==> flow/design.v <==
`timescale 1ns / 1ps
module judge(
	input [63:0]num,
	output [15:0] judge
    );
assign judge[0] = (num[3:0]==4'b0000)?1'b0:1'b1;	
assign judge[1] = (num[7:4]==4'b0000)?1'b0:1'b1;
assign judge[2] = (num[11:8]==4'b0000)?1'b0:1'b1;
assign judge[3] = (num[15:12]==4'b0000)?1'b0:1'b1;
assign judge[4] = (num[19:16]==4'b0000)?1'b0:1'b1;
assign judge[5] = (num[23:20]==4'b0000)?1'b0:1'b1;
assign judge[6] = (num[27:24]==4'b0000)?1'b0:1'b1;
assign judge[7] = (num[31:28]==4'b0000)?1'b0:1'b1;
assign judge[8] = (num[35:32]==4'b0000)?1'b0:1'b1;
assign judge[9] = (num[39:36]==4'b0000)?1'b0:1'b1;
assign judge[10] = (num[43:40]==4'b0000)?1'b0:1'b1;
assign judge[11] = (num[47:44]==4'b0000)?1'b0:1'b1;
assign judge[12] = (num[51:48]==4'b0000)?1'b0:1'b1;
assign judge[13] = (num[55:52]==4'b0000)?1'b0:1'b1;
assign judge[14] = (num[59:56]==4'b0000)?1'b0:1'b1;
assign judge[15] = (num[63:60]==4'b0000)?1'b0:1'b1;
endmodule
`timescale 1ns / 1ps
module GameModeEazy(
input wire clk,
input wire rst,
input wire load,
input wire [63:0] load_board,
input wire [3:0]btn,
input wire [3:0]mode,
output wire [63:0] num,
output wire [15:0] judge
    );
reg [63:0] num_reg; 
reg [63:0] num_reg_last;
reg [3:0]position_reg;
reg [1:0]count;
assign num = num_reg;
judge m0(.num(num),.judge(judge));
always @ (posedge clk)
if (rst) begin
	num_reg = 64'b0001000000000000000000000000000000000000000000000000000000010000;
	count = 2'b00;
end
else if (load) begin
	num_reg = load_board;
end
else if (mode==4'b0011) begin
	if (count==2'b11) count=2'b00; else count=count+1'b1;
	num_reg_last=num_reg;
		if (btn[0]==1)
		begin		
			if (num_reg[3:0]==4'b0000)
				begin
					num_reg[3:0]=num_reg[19:16];
					num_reg[19:16]=4'b0000;
				end
			if (num_reg[7:4]==4'b0000)
				begin
					num_reg[7:4]=num_reg[23:20];
					num_reg[23:20]=4'b0000;
				end	
			if (num_reg[11:8]==4'b0000)
				begin
					num_reg[11:8]=num_reg[27:24];
					num_reg[27:24]=4'b0000;
				end	
			if (num_reg[15:12]==4'b0000)
				begin
					num_reg[15:12]=num_reg[31:28];
					num_reg[31:28]=4'b0000;
				end	
			if (num_reg[19:16]==4'b0000)
				begin
					num_reg[19:16]=num_reg[35:32];
					num_reg[35:32]=4'b0000;
				end
			if (num_reg[23:20]==4'b0000)
				begin
					num_reg[23:20]=num_reg[39:36];
					num_reg[39:36]=4'b0000;
				end	
			if (num_reg[27:24]==4'b0000)
				begin
					num_reg[27:24]=num_reg[43:40];
					num_reg[43:40]=4'b0000;
				end	
			if (num_reg[31:28]==4'b0000)
				begin
					num_reg[31:28]=num_reg[47:44];
					num_reg[47:44]=4'b0000;
				end	
			if (num_reg[3:0]==4'b0000)
				begin
					num_reg[3:0]=num_reg[19:16];
					num_reg[19:16]=4'b0000;
				end
			if (num_reg[7:4]==4'b0000)
				begin
					num_reg[7:4]=num_reg[23:20];
					num_reg[23:20]=4'b0000;
				end	
			if (num_reg[11:8]==4'b0000)
				begin
					num_reg[11:8]=num_reg[27:24];
					num_reg[27:24]=4'b0000;
				end	
			if (num_reg[15:12]==4'b0000)
				begin
					num_reg[15:12]=num_reg[31:28];
					num_reg[31:28]=4'b0000;
				end	
			if (num_reg[35:32]==4'b0000)
				begin
					num_reg[35:32]=num_reg[51:48];
					num_reg[51:48]=4'b0000;
				end
			if (num_reg[39:36]==4'b0000)
				begin
					num_reg[39:36]=num_reg[55:52];
					num_reg[55:52]=4'b0000;
				end	
			if (num_reg[43:40]==4'b0000)
				begin
					num_reg[43:40]=num_reg[59:56];
					num_reg[59:56]=4'b0000;
				end	
			if (num_reg[47:44]==4'b0000)
				begin
					num_reg[47:44]=num_reg[63:60];
					num_reg[63:60]=4'b0000;
				end		
			if (num_reg[19:16]==4'b0000)
				begin
					num_reg[19:16]=num_reg[35:32];
					num_reg[35:32]=4'b0000;
				end
			if (num_reg[23:20]==4'b0000)
				begin
					num_reg[23:20]=num_reg[39:36];
					num_reg[39:36]=4'b0000;
				end	
			if (num_reg[27:24]==4'b0000)
				begin
					num_reg[27:24]=num_reg[43:40];
					num_reg[43:40]=4'b0000;
				end	
			if (num_reg[31:28]==4'b0000)
				begin
					num_reg[31:28]=num_reg[47:44];
					num_reg[47:44]=4'b0000;
				end	
			if (num_reg[3:0]==4'b0000)
				begin
					num_reg[3:0]=num_reg[19:16];
					num_reg[19:16]=4'b0000;
				end
			if (num_reg[7:4]==4'b0000)
				begin
					num_reg[7:4]=num_reg[23:20];
					num_reg[23:20]=4'b0000;
				end	
			if (num_reg[11:8]==4'b0000)
				begin
					num_reg[11:8]=num_reg[27:24];
					num_reg[27:24]=4'b0000;
				end	
			if (num_reg[15:12]==4'b0000)
				begin
					num_reg[15:12]=num_reg[31:28];
					num_reg[31:28]=4'b0000;
				end	
			if (num_reg[3:0]==num_reg[19:16] && num_reg[3:0]!=4'b0000)
				begin
					num_reg[3:0]=num_reg[3:0]+1'b1;
					num_reg[19:16]=4'b0000;
				end
			if (num_reg[7:4]==num_reg[23:20] && num_reg[7:4]!=4'b0000)
				begin
					num_reg[7:4]=num_reg[7:4]+1'b1;
					num_reg[23:20]=4'b0000;
				end	
			if (num_reg[11:8]==num_reg[27:24] && num_reg[11:8]!=4'b0000)
				begin
					num_reg[11:8]=num_reg[11:8]+1'b1;
					num_reg[27:24]=4'b0000;
				end	
			if (num_reg[15:12]==num_reg[31:28] && num_reg[15:12]!=4'b0000)
				begin
					num_reg[15:12]=num_reg[15:12]+1'b1;
					num_reg[31:28]=4'b0000;
				end	
			if (num_reg[35:32]==num_reg[19:16] && num_reg[35:32]!=4'b0000)
				begin
					num_reg[19:16]=num_reg[19:16]+1'b1;
					num_reg[35:32]=4'b0000;
				end
			if (num_reg[23:20]==num_reg[39:36] && num_reg[23:20]!=4'b000)
				begin
					num_reg[23:20]=num_reg[23:20]+1'b1;
					num_reg[39:36]=4'b0000;
				end	
			if (num_reg[43:40]==num_reg[27:24] && num_reg[43:40]!=4'b0000)
				begin
					num_reg[27:24]=num_reg[27:24]+1'b1;
					num_reg[43:40]=4'b0000;
				end	
			if (num_reg[47:44]==num_reg[31:28] && num_reg[47:44]!=4'b0000)
				begin
					num_reg[31:28]=num_reg[31:28]+1'b1;
					num_reg[47:44]=4'b0000;
				end	
			if (num_reg[35:32]==num_reg[51:48] && num_reg[35:32]!=4'b0000)
				begin
					num_reg[35:32]=num_reg[35:32]+1'b1;
					num_reg[51:48]=4'b0000;
				end
			if (num_reg[55:52]==num_reg[39:36] && num_reg[55:52]!=4'b0000) 
				begin
					num_reg[39:36]=num_reg[39:36]+1'b1;
					num_reg[55:52]=4'b0000;
				end	
			if (num_reg[43:40]==num_reg[59:56] && num_reg[43:40]!=4'b0000)
				begin
					num_reg[43:40]=num_reg[43:40]+1'b1;
					num_reg[59:56]=4'b0000;
				end	
			if (num_reg[47:44]==num_reg[63:60] && num_reg[47:44]!=4'b0000)
				begin
					num_reg[47:44]=num_reg[47:44]+1'b1;
					num_reg[63:60]=4'b0000;
				end		
			if (num_reg[3:0]==4'b0000)
				begin
					num_reg[3:0]=num_reg[19:16];
					num_reg[19:16]=4'b0000;
				end
			if (num_reg[7:4]==4'b0000)
				begin
					num_reg[7:4]=num_reg[23:20];
					num_reg[23:20]=4'b0000;
				end	
			if (num_reg[11:8]==4'b0000)
				begin
					num_reg[11:8]=num_reg[27:24];
					num_reg[27:24]=4'b0000;
				end	
			if (num_reg[15:12]==4'b0000)
				begin
					num_reg[15:12]=num_reg[31:28];
					num_reg[31:28]=4'b0000;
				end	
			if (num_reg[19:16]==4'b0000)
				begin
					num_reg[19:16]=num_reg[35:32];
					num_reg[35:32]=4'b0000;
				end
			if (num_reg[23:20]==4'b0000)
				begin
					num_reg[23:20]=num_reg[39:36];
					num_reg[39:36]=4'b0000;
				end	
			if (num_reg[27:24]==4'b0000)
				begin
					num_reg[27:24]=num_reg[43:40];
					num_reg[43:40]=4'b0000;
				end	
			if (num_reg[31:28]==4'b0000)
				begin
					num_reg[31:28]=num_reg[47:44];
					num_reg[47:44]=4'b0000;
				end	
			if (num_reg[3:0]==4'b0000)
				begin
					num_reg[3:0]=num_reg[19:16];
					num_reg[19:16]=4'b0000;
				end
			if (num_reg[7:4]==4'b0000)
				begin
					num_reg[7:4]=num_reg[23:20];
					num_reg[23:20]=4'b0000;
				end	
			if (num_reg[11:8]==4'b0000)
				begin
					num_reg[11:8]=num_reg[27:24];
					num_reg[27:24]=4'b0000;
				end	
			if (num_reg[15:12]==4'b0000)
				begin
					num_reg[15:12]=num_reg[31:28];
					num_reg[31:28]=4'b0000;
				end	
			if (num_reg[35:32]==4'b0000)
				begin
					num_reg[35:32]=num_reg[51:48];
					num_reg[51:48]=4'b0000;
				end
			if (num_reg[39:36]==4'b0000)
				begin
					num_reg[39:36]=num_reg[55:52];
					num_reg[55:52]=4'b0000;
				end	
			if (num_reg[43:40]==4'b0000)
				begin
					num_reg[43:40]=num_reg[59:56];
					num_reg[59:56]=4'b0000;
				end	
			if (num_reg[47:44]==4'b0000)
				begin
					num_reg[47:44]=num_reg[63:60];
					num_reg[63:60]=4'b0000;
				end		
			if (num_reg[19:16]==4'b0000)
				begin
					num_reg[19:16]=num_reg[35:32];
					num_reg[35:32]=4'b0000;
				end
			if (num_reg[23:20]==4'b0000)
				begin
					num_reg[23:20]=num_reg[39:36];
					num_reg[39:36]=4'b0000;
				end	
			if (num_reg[27:24]==4'b0000)
				begin
					num_reg[27:24]=num_reg[43:40];
					num_reg[43:40]=4'b0000;
				end	
			if (num_reg[31:28]==4'b0000)
				begin
					num_reg[31:28]=num_reg[47:44];
					num_reg[47:44]=4'b0000;
				end	
			if (num_reg[3:0]==4'b0000)
				begin
					num_reg[3:0]=num_reg[19:16];
					num_reg[19:16]=4'b0000;
				end
			if (num_reg[7:4]==4'b0000)
				begin
					num_reg[7:4]=num_reg[23:20];
					num_reg[23:20]=4'b0000;
				end	
			if (num_reg[11:8]==4'b0000)
				begin
					num_reg[11:8]=num_reg[27:24];
					num_reg[27:24]=4'b0000;
				end	
			if (num_reg[15:12]==4'b0000)
				begin
					num_reg[15:12]=num_reg[31:28];
					num_reg[31:28]=4'b0000;
				end	
			end		
	else if (btn[1]==1)
		begin	
			if (num_reg[51:48]==4'b0000)
				begin
					num_reg[51:48]=num_reg[35:32];
					num_reg[35:32]=4'b0000;
				end
			if (num_reg[55:52]==4'b0000)
				begin
					num_reg[55:52]=num_reg[39:36];
					num_reg[39:36]=4'b0000;
				end	
			if (num_reg[59:56]==4'b0000)
				begin
					num_reg[59:56]=num_reg[43:40];
					num_reg[43:40]=4'b0000;
				end	
			if (num_reg[63:60]==4'b0000)
				begin
					num_reg[63:60]=num_reg[47:44];
					num_reg[47:44]=4'b0000;
				end	
			if (num_reg[35:32]==4'b0000)
				begin
					num_reg[35:32]=num_reg[19:16];
					num_reg[19:16]=4'b0000;
				end
			if (num_reg[39:36]==4'b0000)
				begin
					num_reg[39:36]=num_reg[23:20];
					num_reg[23:20]=4'b0000;
				end	
			if (num_reg[43:40]==4'b0000)
				begin
					num_reg[43:40]=num_reg[27:24];
					num_reg[27:24]=4'b0000;
				end	
			if (num_reg[47:44]==4'b0000)
				begin
					num_reg[47:44]=num_reg[31:28];
					num_reg[31:28]=4'b0000;
				end	
			if (num_reg[51:48]==4'b0000)
				begin
					num_reg[51:48]=num_reg[35:32];
					num_reg[35:32]=4'b0000;
				end
			if (num_reg[55:52]==4'b0000)
				begin
					num_reg[55:52]=num_reg[39:36];
					num_reg[39:36]=4'b0000;
				end	
			if (num_reg[59:56]==4'b0000)
				begin
					num_reg[59:56]=num_reg[43:40];
					num_reg[43:40]=4'b0000;
				end	
			if (num_reg[63:60]==4'b0000)
				begin
					num_reg[63:60]=num_reg[47:44];
					num_reg[47:44]=4'b0000;
				end	
			if (num_reg[19:16]==4'b0000)
				begin
					num_reg[19:16]=num_reg[3:0];
					num_reg[3:0]=4'b0000;
				end
			if (num_reg[23:20]==4'b0000)
				begin
					num_reg[23:20]=num_reg[7:4];
					num_reg[7:4]=4'b0000;
				end	
			if (num_reg[27:24]==4'b0000)
				begin
					num_reg[27:24]=num_reg[11:8];
					num_reg[11:8]=4'b0000;
				end	
			if (num_reg[31:28]==4'b0000)
				begin
					num_reg[31:28]=num_reg[15:12];
					num_reg[15:12]=4'b0000;
				end		
			if (num_reg[35:32]==4'b0000)
				begin
					num_reg[35:32]=num_reg[19:16];
					num_reg[19:16]=4'b0000;
				end
			if (num_reg[39:36]==4'b0000)
				begin
					num_reg[39:36]=num_reg[23:20];
					num_reg[23:20]=4'b0000;
				end	
			if (num_reg[43:40]==4'b0000)
				begin
					num_reg[43:40]=num_reg[27:24];
					num_reg[27:24]=4'b0000;
				end	
			if (num_reg[47:44]==4'b0000)
				begin
					num_reg[47:44]=num_reg[31:28];
					num_reg[31:28]=4'b0000;
				end	
			if (num_reg[51:48]==4'b0000)
				begin
					num_reg[51:48]=num_reg[35:32];
					num_reg[35:32]=4'b0000;
				end
			if (num_reg[55:52]==4'b0000)
				begin
					num_reg[55:52]=num_reg[39:36];
					num_reg[39:36]=4'b0000;
				end	
			if (num_reg[59:56]==4'b0000)
				begin
					num_reg[59:56]=num_reg[43:40];
					num_reg[43:40]=4'b0000;
				end	
			if (num_reg[63:60]==4'b0000)
				begin
					num_reg[63:60]=num_reg[47:44];
					num_reg[47:44]=4'b0000;
				end	
			if (num_reg[51:48]==num_reg[35:32] && num_reg[51:48]!=4'b0000)
				begin
					num_reg[51:48]=num_reg[51:48]+1'b1;
					num_reg[35:32]=4'b0000;
				end
			if (num_reg[55:52]==num_reg[39:36] && num_reg[55:52]!=4'b0000)
				begin
					num_reg[55:52]=num_reg[55:52]+1'b1;
					num_reg[39:36]=4'b0000;
				end	
			if (num_reg[59:56]==num_reg[43:40] && num_reg[59:56]!=4'b0000)
				begin
					num_reg[59:56]=num_reg[59:56]+1'b1;
					num_reg[43:40]=4'b0000;
				end	
			if (num_reg[63:60]==num_reg[47:44] && num_reg[63:60]!=4'b0000)
				begin
					num_reg[63:60]=num_reg[63:60]+1'b1;
					num_reg[47:44]=4'b0000;
				end	
			if (num_reg[35:32]==num_reg[19:16] && num_reg[35:32]!=4'b0000)
				begin
					num_reg[35:32]=num_reg[35:32]+1'b1;
					num_reg[19:16]=4'b0000;
				end
			if (num_reg[39:36]==num_reg[23:20] && num_reg[39:36]!=4'b0000)
				begin
					num_reg[39:36]=num_reg[39:36]+1'b1;
					num_reg[23:20]=4'b0000;
				end	
			if (num_reg[43:40]==num_reg[27:24] && num_reg[43:40]!=4'b0000)
				begin
					num_reg[43:40]=num_reg[43:40]+1'b1;
					num_reg[27:24]=4'b0000;
				end	
			if (num_reg[47:44]==num_reg[31:28] && num_reg[47:44]!=4'b0000)
				begin
					num_reg[47:44]=num_reg[47:44]+1'b1;
					num_reg[31:28]=4'b0000;
				end	
			if (num_reg[19:16]==num_reg[3:0] && num_reg[19:16]!=4'b0000)
				begin
					num_reg[19:16]=num_reg[19:16]+1'b1;
					num_reg[3:0]=4'b0000;
				end
			if (num_reg[23:20]==num_reg[7:4] && num_reg[23:20]!=4'b0000)
				begin
					num_reg[23:20]=num_reg[23:20]+1'b1;
					num_reg[7:4]=4'b0000;
				end	
			if (num_reg[27:24]==num_reg[11:8] && num_reg[27:24]!=4'b0000)
				begin
					num_reg[27:24]=num_reg[27:24]+1'b1;
					num_reg[11:8]=4'b0000;
				end	
			if (num_reg[31:28]==num_reg[15:12] && num_reg[31:28]!=4'b0000)
				begin
					num_reg[31:28]=num_reg[31:28]+1'b1;
					num_reg[15:12]=4'b0000;
				end		
			if (num_reg[51:48]==4'b0000)
				begin
					num_reg[51:48]=num_reg[35:32];
					num_reg[35:32]=4'b0000;
				end
			if (num_reg[55:52]==4'b0000)
				begin
					num_reg[55:52]=num_reg[39:36];
					num_reg[39:36]=4'b0000;
				end	
			if (num_reg[59:56]==4'b0000)
				begin
					num_reg[59:56]=num_reg[43:40];
					num_reg[43:40]=4'b0000;
				end	
			if (num_reg[63:60]==4'b0000)
				begin
					num_reg[63:60]=num_reg[47:44];
					num_reg[47:44]=4'b0000;
				end	
			if (num_reg[35:32]==4'b0000)
				begin
					num_reg[35:32]=num_reg[19:16];
					num_reg[19:16]=4'b0000;
				end
			if (num_reg[39:36]==4'b0000)
				begin
					num_reg[39:36]=num_reg[23:20];
					num_reg[23:20]=4'b0000;
				end	
			if (num_reg[43:40]==4'b0000)
				begin
					num_reg[43:40]=num_reg[27:24];
					num_reg[27:24]=4'b0000;
				end	
			if (num_reg[47:44]==4'b0000)
				begin
					num_reg[47:44]=num_reg[31:28];
					num_reg[31:28]=4'b0000;
				end	
			if (num_reg[51:48]==4'b0000)
				begin
					num_reg[51:48]=num_reg[35:32];
					num_reg[35:32]=4'b0000;
				end
			if (num_reg[55:52]==4'b0000)
				begin
					num_reg[55:52]=num_reg[39:36];
					num_reg[39:36]=4'b0000;
				end	
			if (num_reg[59:56]==4'b0000)
				begin
					num_reg[59:56]=num_reg[43:40];
					num_reg[43:40]=4'b0000;
				end	
			if (num_reg[63:60]==4'b0000)
				begin
					num_reg[63:60]=num_reg[47:44];
					num_reg[47:44]=4'b0000;
				end	
			if (num_reg[19:16]==4'b0000)
				begin
					num_reg[19:16]=num_reg[3:0];
					num_reg[3:0]=4'b0000;
				end
			if (num_reg[23:20]==4'b0000)
				begin
					num_reg[23:20]=num_reg[7:4];
					num_reg[7:4]=4'b0000;
				end	
			if (num_reg[27:24]==4'b0000)
				begin
					num_reg[27:24]=num_reg[11:8];
					num_reg[11:8]=4'b0000;
				end	
			if (num_reg[31:28]==4'b0000)
				begin
					num_reg[31:28]=num_reg[15:12];
					num_reg[15:12]=4'b0000;
				end		
			if (num_reg[35:32]==4'b0000)
				begin
					num_reg[35:32]=num_reg[19:16];
					num_reg[19:16]=4'b0000;
				end
			if (num_reg[39:36]==4'b0000)
				begin
					num_reg[39:36]=num_reg[23:20];
					num_reg[23:20]=4'b0000;
				end	
			if (num_reg[43:40]==4'b0000)
				begin
					num_reg[43:40]=num_reg[27:24];
					num_reg[27:24]=4'b0000;
				end	
			if (num_reg[47:44]==4'b0000)
				begin
					num_reg[47:44]=num_reg[31:28];
					num_reg[31:28]=4'b0000;
				end	
			if (num_reg[51:48]==4'b0000)
				begin
					num_reg[51:48]=num_reg[35:32];
					num_reg[35:32]=4'b0000;
				end
			if (num_reg[55:52]==4'b0000)
				begin
					num_reg[55:52]=num_reg[39:36];
					num_reg[39:36]=4'b0000;
				end	
			if (num_reg[59:56]==4'b0000)
				begin
					num_reg[59:56]=num_reg[43:40];
					num_reg[43:40]=4'b0000;
				end	
			if (num_reg[63:60]==4'b0000)
				begin
					num_reg[63:60]=num_reg[47:44];
					num_reg[47:44]=4'b0000;
				end	
			end	
	else if(btn[2]==1)
	begin
			if (num_reg[3:0]==4'b0000)
				begin
					num_reg[3:0]=num_reg[7:4];
					num_reg[7:4]=4'b0000;
				end
			if (num_reg[19:16]==4'b0000)
				begin
					num_reg[19:16]=num_reg[23:20];
					num_reg[23:20]=4'b0000;
				end	
			if (num_reg[35:32]==4'b0000)
				begin
					num_reg[35:32]=num_reg[39:36];
					num_reg[39:36]=4'b0000;
				end	
			if (num_reg[51:48]==4'b0000)
				begin
					num_reg[51:48]=num_reg[55:52];
					num_reg[55:52]=4'b0000;
				end	
			if (num_reg[7:4]==4'b0000)
				begin
					num_reg[7:4]=num_reg[11:8];
					num_reg[11:8]=4'b0000;
				end
			if (num_reg[23:20]==4'b0000)
				begin
					num_reg[23:20]=num_reg[27:24];
					num_reg[27:24]=4'b0000;
				end	
			if (num_reg[39:36]==4'b0000)
				begin
					num_reg[39:36]=num_reg[43:40];
					num_reg[43:40]=4'b0000;
				end	
			if (num_reg[55:52]==4'b0000)
				begin
					num_reg[55:52]=num_reg[59:56];
					num_reg[59:56]=4'b0000;
				end	
			if (num_reg[3:0]==4'b0000)
				begin
					num_reg[3:0]=num_reg[7:4];
					num_reg[7:4]=4'b0000;
				end
			if (num_reg[19:16]==4'b0000)
				begin
					num_reg[19:16]=num_reg[23:20];
					num_reg[23:20]=4'b0000;
				end	
			if (num_reg[35:32]==4'b0000)
				begin
					num_reg[35:32]=num_reg[39:36];
					num_reg[39:36]=4'b0000;
				end	
			if (num_reg[51:48]==4'b0000)
				begin
					num_reg[51:48]=num_reg[55:52];
					num_reg[55:52]=4'b0000;
				end	
			if (num_reg[11:8]==4'b0000)
				begin
					num_reg[11:8]=num_reg[15:12];
					num_reg[15:12]=4'b0000;
				end
			if (num_reg[27:24]==4'b0000)
				begin
					num_reg[27:24]=num_reg[31:28];
					num_reg[31:28]=4'b0000;
				end	
			if (num_reg[43:40]==4'b0000)
				begin
					num_reg[43:40]=num_reg[47:44];
					num_reg[47:44]=4'b0000;
				end	
			if (num_reg[59:56]==4'b0000)
				begin
					num_reg[59:56]=num_reg[63:60];
					num_reg[63:60]=4'b0000;
				end		
			if (num_reg[7:4]==4'b0000)
				begin
					num_reg[7:4]=num_reg[11:8];
					num_reg[11:8]=4'b0000;
				end
			if (num_reg[23:20]==4'b0000)
				begin
					num_reg[23:20]=num_reg[27:24];
					num_reg[27:24]=4'b0000;
				end	
			if (num_reg[39:36]==4'b0000)
				begin
					num_reg[39:36]=num_reg[43:40];
					num_reg[43:40]=4'b0000;
				end	
			if (num_reg[55:52]==4'b0000)
				begin
					num_reg[55:52]=num_reg[59:56];
					num_reg[59:56]=4'b0000;
				end	
			if (num_reg[3:0]==4'b0000)
				begin
					num_reg[3:0]=num_reg[7:4];
					num_reg[7:4]=4'b0000;
				end
			if (num_reg[19:16]==4'b0000)
				begin
					num_reg[19:16]=num_reg[23:20];
					num_reg[23:20]=4'b0000;
				end	
			if (num_reg[35:32]==4'b0000)
				begin
					num_reg[35:32]=num_reg[39:36];
					num_reg[39:36]=4'b0000;
				end	
			if (num_reg[51:48]==4'b0000)
				begin
					num_reg[51:48]=num_reg[55:52];
					num_reg[55:52]=4'b0000;
				end	
			if (num_reg[3:0]==num_reg[7:4] && num_reg[3:0]!=4'b0000)
				begin
					num_reg[3:0]=num_reg[3:0]+1'b1;
					num_reg[7:4]=4'b0000;
				end
			if (num_reg[19:16]==num_reg[23:20] && num_reg[19:16]!=4'b0000)
				begin
					num_reg[19:16]=num_reg[19:16]+1'b1;
					num_reg[23:20]=4'b0000;
				end	
			if (num_reg[35:32]==num_reg[39:36] && num_reg[35:32]!=4'b0000)
				begin
					num_reg[35:32]=num_reg[35:32]+1'b1;
					num_reg[39:36]=4'b0000;
				end	
			if (num_reg[51:48]==num_reg[55:52] && num_reg[51:48]!=4'b0000)
				begin
					num_reg[51:48]=num_reg[51:48]+1'b1;
					num_reg[55:52]=4'b0000;
				end	
			if (num_reg[7:4]==num_reg[11:8] && num_reg[7:4]!=4'b0000)
				begin
					num_reg[7:4]=num_reg[7:4]+1'b1;
					num_reg[11:8]=4'b0000;
				end
			if (num_reg[23:20]==num_reg[27:24] && num_reg[23:20]!=4'b0000)
				begin
					num_reg[23:20]=num_reg[23:20]+1'b1;
					num_reg[27:24]=4'b0000;
				end	
			if (num_reg[39:36]==num_reg[43:40] && num_reg[39:36]!=4'b0000)
				begin
					num_reg[39:36]=num_reg[39:36]+1'b1;
					num_reg[43:40]=4'b0000;
				end	
			if (num_reg[55:52]==num_reg[59:56] && num_reg[55:52]!=4'b0000)
				begin
					num_reg[55:52]=num_reg[55:52]+1'b1;
					num_reg[59:56]=4'b0000;
				end	
			if (num_reg[11:8]==num_reg[15:12] && num_reg[11:8]!=4'b0000)
				begin
					num_reg[11:8]=num_reg[11:8]+1'b1;
					num_reg[15:12]=4'b0000;
				end
			if (num_reg[27:24]==num_reg[31:28] && num_reg[27:24]!=4'b0000)
				begin
					num_reg[27:24]=num_reg[27:24]+1'b1;
					num_reg[31:28]=4'b0000;
				end	
			if (num_reg[43:40]==num_reg[47:44] && num_reg[43:40]!=4'b0000)
				begin
					num_reg[43:40]=num_reg[43:40]+1'b1;
					num_reg[47:44]=4'b0000;
				end	
			if (num_reg[59:56]==num_reg[63:60] && num_reg[59:56]!=4'b0000)
				begin
					num_reg[59:56]=num_reg[59:56]+1'b1;
					num_reg[63:60]=4'b0000;
				end		
			if (num_reg[3:0]==4'b0000)
				begin
					num_reg[3:0]=num_reg[7:4];
					num_reg[7:4]=4'b0000;
				end
			if (num_reg[19:16]==4'b0000)
				begin
					num_reg[19:16]=num_reg[23:20];
					num_reg[23:20]=4'b0000;
				end	
			if (num_reg[35:32]==4'b0000)
				begin
					num_reg[35:32]=num_reg[39:36];
					num_reg[39:36]=4'b0000;
				end	
			if (num_reg[51:48]==4'b0000)
				begin
					num_reg[51:48]=num_reg[55:52];
					num_reg[55:52]=4'b0000;
				end	
			if (num_reg[7:4]==4'b0000)
				begin
					num_reg[7:4]=num_reg[11:8];
					num_reg[11:8]=4'b0000;
				end
			if (num_reg[23:20]==4'b0000)
				begin
					num_reg[23:20]=num_reg[27:24];
					num_reg[27:24]=4'b0000;
				end	
			if (num_reg[39:36]==4'b0000)
				begin
					num_reg[39:36]=num_reg[43:40];
					num_reg[43:40]=4'b0000;
				end	
			if (num_reg[55:52]==4'b0000)
				begin
					num_reg[55:52]=num_reg[59:56];
					num_reg[59:56]=4'b0000;
				end	
			if (num_reg[3:0]==4'b0000)
				begin
					num_reg[3:0]=num_reg[7:4];
					num_reg[7:4]=4'b0000;
				end
			if (num_reg[19:16]==4'b0000)
				begin
					num_reg[19:16]=num_reg[23:20];
					num_reg[23:20]=4'b0000;
				end	
			if (num_reg[35:32]==4'b0000)
				begin
					num_reg[35:32]=num_reg[39:36];
					num_reg[39:36]=4'b0000;
				end	
			if (num_reg[51:48]==4'b0000)
				begin
					num_reg[51:48]=num_reg[55:52];
					num_reg[55:52]=4'b0000;
				end	
			if (num_reg[11:8]==4'b0000)
				begin
					num_reg[11:8]=num_reg[15:12];
					num_reg[15:12]=4'b0000;
				end
			if (num_reg[27:24]==4'b0000)
				begin
					num_reg[27:24]=num_reg[31:28];
					num_reg[31:28]=4'b0000;
				end	
			if (num_reg[43:40]==4'b0000)
				begin
					num_reg[43:40]=num_reg[47:44];
					num_reg[47:44]=4'b0000;
				end	
			if (num_reg[59:56]==4'b0000)
				begin
					num_reg[59:56]=num_reg[63:60];
					num_reg[63:60]=4'b0000;
				end		
			if (num_reg[7:4]==4'b0000)
				begin
					num_reg[7:4]=num_reg[11:8];
					num_reg[11:8]=4'b0000;
				end
			if (num_reg[23:20]==4'b0000)
				begin
					num_reg[23:20]=num_reg[27:24];
					num_reg[27:24]=4'b0000;
				end	
			if (num_reg[39:36]==4'b0000)
				begin
					num_reg[39:36]=num_reg[43:40];
					num_reg[43:40]=4'b0000;
				end	
			if (num_reg[55:52]==4'b0000)
				begin
					num_reg[55:52]=num_reg[59:56];
					num_reg[59:56]=4'b0000;
				end	
			if (num_reg[3:0]==4'b0000)
				begin
					num_reg[3:0]=num_reg[7:4];
					num_reg[7:4]=4'b0000;
				end
			if (num_reg[19:16]==4'b0000)
				begin
					num_reg[19:16]=num_reg[23:20];
					num_reg[23:20]=4'b0000;
				end	
			if (num_reg[35:32]==4'b0000)
				begin
					num_reg[35:32]=num_reg[39:36];
					num_reg[39:36]=4'b0000;
				end	
			if (num_reg[51:48]==4'b0000)
				begin
					num_reg[51:48]=num_reg[55:52];
					num_reg[55:52]=4'b0000;
				end	
		end	
	else if(btn[3]==1)
	begin		
			if (num_reg[15:12]==4'b0000)
				begin
					num_reg[15:12]=num_reg[11:8];
					num_reg[11:8]=4'b0000;
				end
			if (num_reg[31:28]==4'b0000)
				begin
					num_reg[31:28]=num_reg[27:24];
					num_reg[27:24]=4'b0000;
				end	
			if (num_reg[47:44]==4'b0000)
				begin
					num_reg[47:44]=num_reg[43:40];
					num_reg[43:40]=4'b0000;
				end	
			if (num_reg[63:60]==4'b0000)
				begin
					num_reg[63:60]=num_reg[59:56];
					num_reg[59:56]=4'b0000;
				end	
			if (num_reg[11:8]==4'b0000)
				begin
					num_reg[11:8]=num_reg[7:4];
					num_reg[7:4]=4'b0000;
				end
			if (num_reg[27:24]==4'b0000)
				begin
					num_reg[27:24]=num_reg[23:20];
					num_reg[23:20]=4'b0000;
				end	
			if (num_reg[43:40]==4'b0000)
				begin
					num_reg[43:40]=num_reg[39:36];
					num_reg[39:36]=4'b0000;
				end	
			if (num_reg[59:56]==4'b0000)
				begin
					num_reg[59:56]=num_reg[55:52];
					num_reg[55:52]=4'b0000;
				end	
			if (num_reg[15:12]==4'b0000)
				begin
					num_reg[15:12]=num_reg[11:8];
					num_reg[11:8]=4'b0000;
				end
			if (num_reg[31:28]==4'b0000)
				begin
					num_reg[31:28]=num_reg[27:24];
					num_reg[27:24]=4'b0000;
				end	
			if (num_reg[47:44]==4'b0000)
				begin
					num_reg[47:44]=num_reg[43:40];
					num_reg[43:40]=4'b0000;
				end	
			if (num_reg[63:60]==4'b0000)
				begin
					num_reg[63:60]=num_reg[59:56];
					num_reg[59:56]=4'b0000;
				end	
			if (num_reg[7:4]==4'b0000)
				begin
					num_reg[7:4]=num_reg[3:0];
					num_reg[3:0]=4'b0000;
				end
			if (num_reg[23:20]==4'b0000)
				begin
					num_reg[23:20]=num_reg[19:16];
					num_reg[19:16]=4'b0000;
				end	
			if (num_reg[39:36]==4'b0000)
				begin
					num_reg[39:36]=num_reg[35:32];
					num_reg[35:32]=4'b0000;
				end	
			if (num_reg[55:52]==4'b0000)
				begin
					num_reg[55:52]=num_reg[51:48];
					num_reg[51:48]=4'b0000;
				end		
			if (num_reg[11:8]==4'b0000)
				begin
					num_reg[11:8]=num_reg[7:4];
					num_reg[7:4]=4'b0000;
				end
			if (num_reg[27:24]==4'b0000)
				begin
					num_reg[27:24]=num_reg[23:20];
					num_reg[23:20]=4'b0000;
				end	
			if (num_reg[43:40]==4'b0000)
				begin
					num_reg[43:40]=num_reg[39:36];
					num_reg[39:36]=4'b0000;
				end	
			if (num_reg[59:56]==4'b0000)
				begin
					num_reg[59:56]=num_reg[55:52];
					num_reg[55:52]=4'b0000;
				end	
			if (num_reg[15:12]==4'b0000)
				begin
					num_reg[15:12]=num_reg[11:8];
					num_reg[11:8]=4'b0000;
				end
			if (num_reg[31:28]==4'b0000)
				begin
					num_reg[31:28]=num_reg[27:24];
					num_reg[27:24]=4'b0000;
				end	
			if (num_reg[47:44]==4'b0000)
				begin
					num_reg[47:44]=num_reg[43:40];
					num_reg[43:40]=4'b0000;
				end	
			if (num_reg[63:60]==4'b0000)
				begin
					num_reg[63:60]=num_reg[59:56];
					num_reg[59:56]=4'b0000;
				end	
			if (num_reg[15:12]==num_reg[11:8] && num_reg[15:12]!=4'b0000)
				begin
					num_reg[15:12]=num_reg[15:12]+1'b1;
					num_reg[11:8]=4'b0000;
				end
			if (num_reg[31:28]==num_reg[27:24] && num_reg[31:28]!=4'b0000)
				begin
					num_reg[31:28]=num_reg[31:28]+1'b1;
					num_reg[27:24]=4'b0000;
				end	
			if (num_reg[47:44]==num_reg[43:40] && num_reg[47:44]!=4'b0000)
				begin
					num_reg[47:44]=num_reg[47:44]+1'b1;
					num_reg[43:40]=4'b0000;
				end	
			if (num_reg[63:60]==num_reg[59:56] && num_reg[63:60]!=4'b0000)
				begin
					num_reg[63:60]=num_reg[63:60]+1'b1;
					num_reg[59:56]=4'b0000;
				end	
			if (num_reg[11:8]==num_reg[7:4] && num_reg[11:8]!=4'b0000)
				begin
					num_reg[11:8]=num_reg[11:8]+1'b1;
					num_reg[7:4]=4'b0000;
				end
			if (num_reg[27:24]==num_reg[23:20] && num_reg[27:24]!=4'b0000)
				begin
					num_reg[27:24]=num_reg[27:24]+1'b1;
					num_reg[23:20]=4'b0000;
				end	
			if (num_reg[43:40]==num_reg[39:36] && num_reg[43:40]!=4'b0000)
				begin
					num_reg[43:40]=num_reg[43:40]+1'b1;
					num_reg[39:36]=4'b0000;
				end	
			if (num_reg[59:56]==num_reg[55:52] && num_reg[59:56]!=4'b0000)
				begin
					num_reg[59:56]=num_reg[59:56]+1'b1;
					num_reg[55:52]=4'b0000;
				end	
			if (num_reg[7:4]==num_reg[3:0] && num_reg[7:4]!=4'b0000)
				begin
					num_reg[7:4]=num_reg[7:4]+1'b1;
					num_reg[3:0]=4'b0000;
				end
			if (num_reg[23:20]==num_reg[19:16] && num_reg[23:20]!=4'b0000)
				begin
					num_reg[23:20]=num_reg[23:20]+1'b1;
					num_reg[19:16]=4'b0000;
				end	
			if (num_reg[39:36]==num_reg[35:32] && num_reg[39:36]!=4'b0000)
				begin
					num_reg[39:36]=num_reg[39:36]+1'b1;
					num_reg[35:32]=4'b0000;
				end	
			if (num_reg[55:52]==num_reg[51:48] && num_reg[55:52]!=4'b0000)
				begin
					num_reg[55:52]=num_reg[55:52]+1'b1;
					num_reg[51:48]=4'b0000;
				end		
			if (num_reg[15:12]==4'b0000)
				begin
					num_reg[15:12]=num_reg[11:8];
					num_reg[11:8]=4'b0000;
				end
			if (num_reg[31:28]==4'b0000)
				begin
					num_reg[31:28]=num_reg[27:24];
					num_reg[27:24]=4'b0000;
				end	
			if (num_reg[47:44]==4'b0000)
				begin
					num_reg[47:44]=num_reg[43:40];
					num_reg[43:40]=4'b0000;
				end	
			if (num_reg[63:60]==4'b0000)
				begin
					num_reg[63:60]=num_reg[59:56];
					num_reg[59:56]=4'b0000;
				end	
			if (num_reg[11:8]==4'b0000)
				begin
					num_reg[11:8]=num_reg[7:4];
					num_reg[7:4]=4'b0000;
				end
			if (num_reg[27:24]==4'b0000)
				begin
					num_reg[27:24]=num_reg[23:20];
					num_reg[23:20]=4'b0000;
				end	
			if (num_reg[43:40]==4'b0000)
				begin
					num_reg[43:40]=num_reg[39:36];
					num_reg[39:36]=4'b0000;
				end	
			if (num_reg[59:56]==4'b0000)
				begin
					num_reg[59:56]=num_reg[55:52];
					num_reg[55:52]=4'b0000;
				end	
			if (num_reg[15:12]==4'b0000)
				begin
					num_reg[15:12]=num_reg[11:8];
					num_reg[11:8]=4'b0000;
				end
			if (num_reg[31:28]==4'b0000)
				begin
					num_reg[31:28]=num_reg[27:24];
					num_reg[27:24]=4'b0000;
				end	
			if (num_reg[47:44]==4'b0000)
				begin
					num_reg[47:44]=num_reg[43:40];
					num_reg[43:40]=4'b0000;
				end	
			if (num_reg[63:60]==4'b0000)
				begin
					num_reg[63:60]=num_reg[59:56];
					num_reg[59:56]=4'b0000;
				end	
			if (num_reg[7:4]==4'b0000)
				begin
					num_reg[7:4]=num_reg[3:0];
					num_reg[3:0]=4'b0000;
				end
			if (num_reg[23:20]==4'b0000)
				begin
					num_reg[23:20]=num_reg[19:16];
					num_reg[19:16]=4'b0000;
				end	
			if (num_reg[39:36]==4'b0000)
				begin
					num_reg[39:36]=num_reg[35:32];
					num_reg[35:32]=4'b0000;
				end	
			if (num_reg[55:52]==4'b0000)
				begin
					num_reg[55:52]=num_reg[51:48];
					num_reg[51:48]=4'b0000;
				end		
			if (num_reg[11:8]==4'b0000)
				begin
					num_reg[11:8]=num_reg[7:4];
					num_reg[7:4]=4'b0000;
				end
			if (num_reg[27:24]==4'b0000)
				begin
					num_reg[27:24]=num_reg[23:20];
					num_reg[23:20]=4'b0000;
				end	
			if (num_reg[43:40]==4'b0000)
				begin
					num_reg[43:40]=num_reg[39:36];
					num_reg[39:36]=4'b0000;
				end	
			if (num_reg[59:56]==4'b0000)
				begin
					num_reg[59:56]=num_reg[55:52];
					num_reg[55:52]=4'b0000;
				end	
			if (num_reg[15:12]==4'b0000)
				begin
					num_reg[15:12]=num_reg[11:8];
					num_reg[11:8]=4'b0000;
				end
			if (num_reg[31:28]==4'b0000)
				begin
					num_reg[31:28]=num_reg[27:24];
					num_reg[27:24]=4'b0000;
				end	
			if (num_reg[47:44]==4'b0000)
				begin
					num_reg[47:44]=num_reg[43:40];
					num_reg[43:40]=4'b0000;
				end	
			if (num_reg[63:60]==4'b0000)
				begin
					num_reg[63:60]=num_reg[59:56];
					num_reg[59:56]=4'b0000;
				end	
		end	
		if (num_reg !=num_reg_last) begin
		if (count==2'b00) position_reg=4'b0000;
		if (count==2'b01) position_reg=4'b0101;
		if (count==2'b10) position_reg=4'b1010;
		if (count==2'b11) position_reg=4'b1111;
		if (num_reg[4*position_reg+3]!=0 || num_reg[4*position_reg+2]!=0 || num_reg[4*position_reg+1]!=0 ||num_reg[4*position_reg]!=0) position_reg=(position_reg==4'b1111)?4'b0000:position_reg+1'b1;
		if (num_reg[4*position_reg+3]!=0 || num_reg[4*position_reg+2]!=0 || num_reg[4*position_reg+1]!=0 ||num_reg[4*position_reg]!=0) position_reg=(position_reg==4'b1111)?4'b0000:position_reg+1'b1;
		if (num_reg[4*position_reg+3]!=0 || num_reg[4*position_reg+2]!=0 || num_reg[4*position_reg+1]!=0 ||num_reg[4*position_reg]!=0) position_reg=(position_reg==4'b1111)?4'b0000:position_reg+1'b1;
		if (num_reg[4*position_reg+3]!=0 || num_reg[4*position_reg+2]!=0 || num_reg[4*position_reg+1]!=0 ||num_reg[4*position_reg]!=0) position_reg=(position_reg==4'b1111)?4'b0000:position_reg+1'b1;
		if (num_reg[4*position_reg+3]!=0 || num_reg[4*position_reg+2]!=0 || num_reg[4*position_reg+1]!=0 ||num_reg[4*position_reg]!=0) position_reg=(position_reg==4'b1111)?4'b0000:position_reg+1'b1;
		if (num_reg[4*position_reg+3]!=0 || num_reg[4*position_reg+2]!=0 || num_reg[4*position_reg+1]!=0 ||num_reg[4*position_reg]!=0) position_reg=(position_reg==4'b1111)?4'b0000:position_reg+1'b1;
		if (num_reg[4*position_reg+3]!=0 || num_reg[4*position_reg+2]!=0 || num_reg[4*position_reg+1]!=0 ||num_reg[4*position_reg]!=0) position_reg=(position_reg==4'b1111)?4'b0000:position_reg+1'b1;
		if (num_reg[4*position_reg+3]!=0 || num_reg[4*position_reg+2]!=0 || num_reg[4*position_reg+1]!=0 ||num_reg[4*position_reg]!=0) position_reg=(position_reg==4'b1111)?4'b0000:position_reg+1'b1;
		if (num_reg[4*position_reg+3]!=0 || num_reg[4*position_reg+2]!=0 || num_reg[4*position_reg+1]!=0 ||num_reg[4*position_reg]!=0) position_reg=(position_reg==4'b1111)?4'b0000:position_reg+1'b1;
		if (num_reg[4*position_reg+3]!=0 || num_reg[4*position_reg+2]!=0 || num_reg[4*position_reg+1]!=0 ||num_reg[4*position_reg]!=0) position_reg=(position_reg==4'b1111)?4'b0000:position_reg+1'b1;
		if (num_reg[4*position_reg+3]!=0 || num_reg[4*position_reg+2]!=0 || num_reg[4*position_reg+1]!=0 ||num_reg[4*position_reg]!=0) position_reg=(position_reg==4'b1111)?4'b0000:position_reg+1'b1;
		if (num_reg[4*position_reg+3]!=0 || num_reg[4*position_reg+2]!=0 || num_reg[4*position_reg+1]!=0 ||num_reg[4*position_reg]!=0) position_reg=(position_reg==4'b1111)?4'b0000:position_reg+1'b1;
		if (num_reg[4*position_reg+3]!=0 || num_reg[4*position_reg+2]!=0 || num_reg[4*position_reg+1]!=0 ||num_reg[4*position_reg]!=0) position_reg=(position_reg==4'b1111)?4'b0000:position_reg+1'b1;
		if (num_reg[4*position_reg+3]!=0 || num_reg[4*position_reg+2]!=0 || num_reg[4*position_reg+1]!=0 ||num_reg[4*position_reg]!=0) position_reg=(position_reg==4'b1111)?4'b0000:position_reg+1'b1;
		if (num_reg[4*position_reg+3]!=0 || num_reg[4*position_reg+2]!=0 || num_reg[4*position_reg+1]!=0 ||num_reg[4*position_reg]!=0) position_reg=(position_reg==4'b1111)?4'b0000:position_reg+1'b1;
		if (num_reg[4*position_reg+3]!=0 || num_reg[4*position_reg+2]!=0 || num_reg[4*position_reg+1]!=0 ||num_reg[4*position_reg]!=0) position_reg=(position_reg==4'b1111)?4'b0000:position_reg+1'b1;
		if (num_reg[3:0]>4'b0111 || num_reg[7:4]>4'b0111 || num_reg[11:8]>4'b0111 || num_reg[15:12]>4'b0111 || 
			 num_reg[19:16]>4'b0111 || num_reg[23:20]>4'b0111 || num_reg[27:24]>4'b0111 || num_reg[31:28]>4'b0111 ||
			 num_reg[35:32]>4'b0111 || num_reg[39:36]>4'b0111 || num_reg[43:40]>4'b0111 || num_reg[47:44]>4'b0111 ||
			 num_reg[51:48]>4'b0111 || num_reg[55:52]>4'b0111 || num_reg[59:56]>4'b0111 || num_reg[63:60]>4'b0111)
		num_reg[4*position_reg +: 4]=4'b0010;
		else
		num_reg[4*position_reg +: 4]=4'b0001;
	end	
end	
endmodule
# Step by step through the tools: GameModeEazy
# Tool output for the design above, in the order of the flow.
# Lines are those of the file above, counted from 1.
# Operators carry their Yosys type and port widths (W data, S select, Z words).
# A cell with -- has no value.
dict set report setup {
  top {GameModeEazy}
  clk_port {clk}
  cell_library {sky130hd}
  pvt_corner {tt_025C_1v80}
}

# After elaboration
# Yosys after proc, flatten, opt, wreduce and memory -nomap, before mapping. Memory bits, and registers merged into a memory's read port (data or address), are not among the register bits. Print and check cells are not counted. Equal cells are merged and count once.
dict set report word_totals {
  input_bits 75
  wordCells 2891
  reg_bits 70
  out_inout_bits 80
}
dict set report classes {
  n_eq 70
  shift 67
  bitwise 6
  n_reduce_logical 355
  mux 2260
  n_addsub 114
  compare 16
}
# cell n
set ops {}
lappend ops {{$mux W4} 2228}
lappend ops {{$shiftx A64 B8 Y1} 48}
lappend ops {{$shiftx A64 B7 Y1} 16}
lappend ops {{$logic_not A4 Y1} 192}
lappend ops {{$add A4 B1 Y4 const B} 64}
lappend ops {{$mux W64} 4}
lappend ops {{$add A6 B2 Y7 const B} 32}
lappend ops {{$eq A4 B4 Y1} 48}
lappend ops {{$reduce_bool A4 Y1} 48}
lappend ops {{$or A64 B64 Y64} 2}
lappend ops {{$add A6 B1 Y7 const B} 16}
lappend ops {{$shift A1 B33 Y64 const A} 1}
lappend ops {{$shift A2 B33 Y64 const A} 1}
lappend ops {{$gt A4 B3 Y1 const B} 16}
lappend ops {{$shift A4 B33 Y64 const A} 1}
lappend ops {{$eq A4 B4 Y1 const B} 16}
lappend ops {{$ne A64 B64 Y1} 1}
lappend ops {{$and A64 B64 Y64} 1}
lappend ops {{$not A64 Y64} 1}
lappend ops {{$mux W8} 8}
lappend ops {{$logic_or A1 B1 Y1} 63}
lappend ops {{$logic_and A1 B1 Y1} 48}
lappend ops {{$neg A6 Y33} 1}
lappend ops {{$mux W1} 16}
lappend ops {{$mux W2} 4}
lappend ops {{$eq A2 B2 Y1 const B} 3}
lappend ops {{$eq A4 B2 Y1 const B} 1}
lappend ops {{$reduce_and A4 Y1} 1}
# Not listed: further kinds 6, cells in them 7.

# Logic depth
# Longest topological path by Yosys (ltp), each cell counted once; first at word level (registers and memories cut), then after technology mapping (sequential cells cut; the memories' decode and read muxes count).
dict set report logic_depth {
  ltp_word 245
  abc_area 0
  depth_mapped 133
  depth_no_buf 119
}

# Synthesis result
# The flow's flattened synthesis, as Yosys stat reports it; memories are mapped. The netlist is that of the ABC_AREA named above (0 if unset); the other value can give another one.
# The area totals of this step are shown rounded.
# type n area_total_um2
set by_type {}
lappend by_type {sky130_fd_sc_hd__a21oi_1 620 3.1E+03}
lappend by_type {sky130_fd_sc_hd__nor2_1 602 2.26E+03}
lappend by_type {sky130_fd_sc_hd__nand2_1 592 2.22E+03}
lappend by_type {sky130_fd_sc_hd__xnor2_1 236 2.07E+03}
lappend by_type {sky130_fd_sc_hd__o21ai_0 368 1.84E+03}
lappend by_type {sky130_fd_sc_hd__mux2i_1 164 1.64E+03}
lappend by_type {sky130_fd_sc_hd__nor3_1 287 1.44E+03}
lappend by_type {sky130_fd_sc_hd__ha_1 112 1.4E+03}
lappend by_type {sky130_fd_sc_hd__nand3_1 267 1.34E+03}
lappend by_type {sky130_fd_sc_hd__dfxtp_1 66 1.32E+03}
lappend by_type {sky130_fd_sc_hd__mux4_2 51 1.15E+03}
lappend by_type {sky130_fd_sc_hd__clkbuf_1 288 1.08E+03}
lappend by_type {sky130_fd_sc_hd__a211oi_1 120 900.864}
lappend by_type {sky130_fd_sc_hd__inv_1 231 867.082}
lappend by_type {sky130_fd_sc_hd__o31ai_1 109 818.285}
lappend by_type {sky130_fd_sc_hd__o211ai_1 103 773.242}
lappend by_type {sky130_fd_sc_hd__a21o_1 102 765.734}
lappend by_type {sky130_fd_sc_hd__a31oi_1 119 744.464}
# Not listed: further types 131, cells in them 2392.
dict set report synth_totals {
  flip_flops 69
  synth_area_mm2 0.045
  cell_count 6829
}
# The figures by module come from a second, unflattened synthesis with its own total; it is not the netlist above.
dict set report hier_totals {
  hier_cells 7373
  hier_area_mm2 0.04765
}
# Rows give one instance, submodules left out.
# module instances seq_area_mm2 cells mod_area_mm2
set by_module {}
lappend by_module {GameModeEazy 1 0.001411 7357 0.04753}
lappend by_module {judge 1 0 16 0.0001201}

# Path before layout
# OpenSTA on the mapped netlist: ideal clock, no wires. The path of least setup slack (recovery checks aside). Input and output delay are each 20% of the period. Register names are those of the netlist, which keeps one name where synthesis merged equal registers.
dict set report synth_path {
  path_kind {reg-to-reg}
  startpoint {register num_reg[2]}
  endpoint {register num_reg[1]}
  required_time_ns 27.872
  setup_time_ns 0.128
  path_delay_ns 27.863
  t_first_pin_ns 0.000
  driving_pins 119
  setup_slack_ns 0.138
  period_ns 28.0
  arrival_time_ns 27.735
  period_less_setup_slack_ns 27.862
}
# "path_delay_ns" is the arrival time less input delay plus setup time.
# "driving_pins": output pins that drive a net of the path, with the launching flip-flop's if there is one; two outputs of one cell count as two.
# "period_less_setup_slack_ns" is the clock period less the worst setup slack; recovery checks do not enter. This is arithmetic on one report: input and output delays are still those of the set period (20% each).
# At most two assigning lines are given for a register; there are more.
# Where a signal picks the word or bit written, the line may be left out of the assigning lines.
dict set report synth_via {
  path_cell_list {sky130_fd_sc_hd__dfxtp_1 sky130_fd_sc_hd__buf_2 sky130_fd_sc_hd__nor4_4 sky130_fd_sc_hd__inv_2 sky130_fd_sc_hd__buf_2 sky130_fd_sc_hd__buf_2 sky130_fd_sc_hd__buf_2 sky130_fd_sc_hd__buf_6 sky130_fd_sc_hd__clkbuf_1 sky130_fd_sc_hd__a221oi_1 sky130_fd_sc_hd__a21oi_1 sky130_fd_sc_hd__ha_1 sky130_fd_sc_hd__or4_1 sky130_fd_sc_hd__o211ai_1 sky130_fd_sc_hd__and3_1 sky130_fd_sc_hd__buf_2 sky130_fd_sc_hd__or2_1 sky130_fd_sc_hd__clkbuf_1 [... 83 more ...] sky130_fd_sc_hd__xnor2_1 sky130_fd_sc_hd__inv_1 sky130_fd_sc_hd__ha_1 sky130_fd_sc_hd__a22oi_1 sky130_fd_sc_hd__a211oi_1 sky130_fd_sc_hd__nand3_1 sky130_fd_sc_hd__o22ai_1 sky130_fd_sc_hd__nor4_1 sky130_fd_sc_hd__or4_1 sky130_fd_sc_hd__a21oi_1 sky130_fd_sc_hd__ha_1 sky130_fd_sc_hd__or2_2 sky130_fd_sc_hd__inv_1 sky130_fd_sc_hd__nand4b_1 sky130_fd_sc_hd__a2111oi_1 sky130_fd_sc_hd__mux2_2 sky130_fd_sc_hd__a221oi_1 sky130_fd_sc_hd__nor2_1}
}
# item line
set synth_rtl {}
lappend synth_rtl {{start, declared} 34} ;# reg [63:0] num_reg;
lappend synth_rtl {{start, assigned} 46} ;# num_reg = load_board;
lappend synth_rtl {{start, assigned} 55} ;# num_reg[3:0]=num_reg[19:16];
lappend synth_rtl {{end, assigned} 46}
lappend synth_rtl {{end, assigned} 55}
lappend synth_rtl {{end, declared} 34}
# Chain of elaborated cells between the ends: none given.
# Some nets on the timed path still bear RTL names; the line given drives or declares the net.
# signal line
set synth_nets {}
lappend synth_nets {judge[0] 6} ;# assign judge[0] = (num[3:0]==4'b0000)?1'b0:1'b1;

# Path in the finished layout
# Path of least setup slack in the final report of run 2 (OpenROAD, finished layout, wires in). Where an end is a register, its clock arrival counts in the times.
dict set report layout_path {
  path_kind {input-to-reg}
  startpoint {input btn[3]}
  endpoint {register num_reg[29]}
  setup_time_ns 0.10
  arrival_time_ns 27.40
  period_ns 27.6
  required_time_ns 27.90
  t_first_pin_ns 5.52
  input_delay_ns 5.52
  setup_slack_ns 0.49
  driving_pins 84
}
# At most two assigning lines are given for a register; there are more.
# Where a signal picks the word or bit written, the line may be left out of the assigning lines.
dict set report layout_via {
  path_cell_list {sky130_fd_sc_hd__buf_2 sky130_fd_sc_hd__buf_4 sky130_fd_sc_hd__nand2_1 sky130_fd_sc_hd__a221oi_1 sky130_fd_sc_hd__a2111oi_0 sky130_fd_sc_hd__buf_4 sky130_fd_sc_hd__o32ai_1 sky130_fd_sc_hd__a22oi_1 sky130_fd_sc_hd__a21oi_1 sky130_fd_sc_hd__buf_4 sky130_fd_sc_hd__nor2_2 sky130_fd_sc_hd__a21o_1 sky130_fd_sc_hd__nand2_1 sky130_fd_sc_hd__o21ai_0 sky130_fd_sc_hd__ha_1 sky130_fd_sc_hd__buf_4 sky130_fd_sc_hd__inv_1 sky130_fd_sc_hd__mux4_2 [... 48 more ...] sky130_fd_sc_hd__or2_1 sky130_fd_sc_hd__mux4_2 sky130_fd_sc_hd__xnor2_4 sky130_fd_sc_hd__buf_4 sky130_fd_sc_hd__mux4_2 sky130_fd_sc_hd__nand2_1 sky130_fd_sc_hd__o2111a_1 sky130_fd_sc_hd__nor2_1 sky130_fd_sc_hd__a21oi_1 sky130_fd_sc_hd__ha_1 sky130_fd_sc_hd__or2_2 sky130_fd_sc_hd__a21oi_1 sky130_fd_sc_hd__buf_4 sky130_fd_sc_hd__nand3_1 sky130_fd_sc_hd__mux2i_1 sky130_fd_sc_hd__buf_4 sky130_fd_sc_hd__a21oi_1 sky130_fd_sc_hd__o21a_1}
}
# item line
set layout_rtl {}
lappend layout_rtl {{start, declared} 29} ;# input wire [3:0]btn,
lappend layout_rtl {{end, assigned} 46} ;# num_reg = load_board;
lappend layout_rtl {{end, assigned} 90} ;# num_reg[31:28]=num_reg[47:44];
lappend layout_rtl {{end, declared} 34} ;# reg [63:0] num_reg;
# Chain of elaborated cells between the ends: none given.

# Module GameModeEazy, platform sky130hd: 4 stored runs of the flow (Yosys, OpenROAD) with differing settings, in no particular order. Input and output delays are each 20% of the period that was set; the output load is 0.01 pF.
# "critical_path_time_ns" is the time allowed to the run's worst setup path (the clock period less input and output delay, where it has them) less its slack. Clock arrival times count: a late capture clock shortens it, a late launch clock lengthens it.
# Values from the reports are rounded here.
run="run 1" settings CAP_MARGIN=0 CELL_PAD_IN_SITES_DETAIL_PLACEMENT=2 CORE_UTILIZATION=45 CTS_CLUSTER_DIAMETER=197 CTS_CLUSTER_SIZE=92 GPL_ROUTABILITY_DRIVEN=1 GPL_TIMING_DRIVEN=0 MAX_ROUTING_LAYER="met4" PLACE_DENSITY=0.92 SLEW_MARGIN=20 TNS_END_PERCENT=65 period_ns=36.5 CORE_MARGIN=2
run="run 1" outcome="unfinished; error DPL-0033 in placement"
run="run 2" settings CORE_UTILIZATION=41 GPL_ROUTABILITY_DRIVEN=1 period_ns=27.6 CAP_MARGIN=20 CORE_MARGIN=2 SLEW_MARGIN=20
run="run 2" results critical_path_time_ns=21.59 critical_path_kind="input-to-reg" setup_ws_ns=0.492 ys_area_mm2=0.045 final_cell_area_mm2=0.05183 finalUtil_frac=0.476 final_die_area_mm2=0.1124 holdWs_ns=0.581
run="run 3" settings CORE_UTILIZATION=30 GPL_ROUTABILITY_DRIVEN=1 period_ns=27.6 CAP_MARGIN=20 CORE_MARGIN=2 SLEW_MARGIN=20
run="run 3" results holdWs_ns=0.582 setup_ws_ns=0.859 ys_area_mm2=0.045 final_die_area_mm2=0.1531 finalUtil_frac=0.373 critical_path_time_ns=21.22 critical_path_kind="input-to-reg" final_cell_area_mm2=0.05568
run="run 4" settings ABC_AREA=0 CAP_MARGIN=30 CELL_PAD_IN_SITES_GLOBAL_PLACEMENT=2 CORE_MARGIN=10 CORE_UTILIZATION=59 CTS_CLUSTER_SIZE=85 GPL_ROUTABILITY_DRIVEN=1 MAX_ROUTING_LAYER="met5" PLACE_DENSITY=0.95 SETUP_SLACK_MARGIN=1.23 period_ns=25.1 SLEW_MARGIN=20
run="run 4" outcome="unfinished; error GPL-0301 in placement"
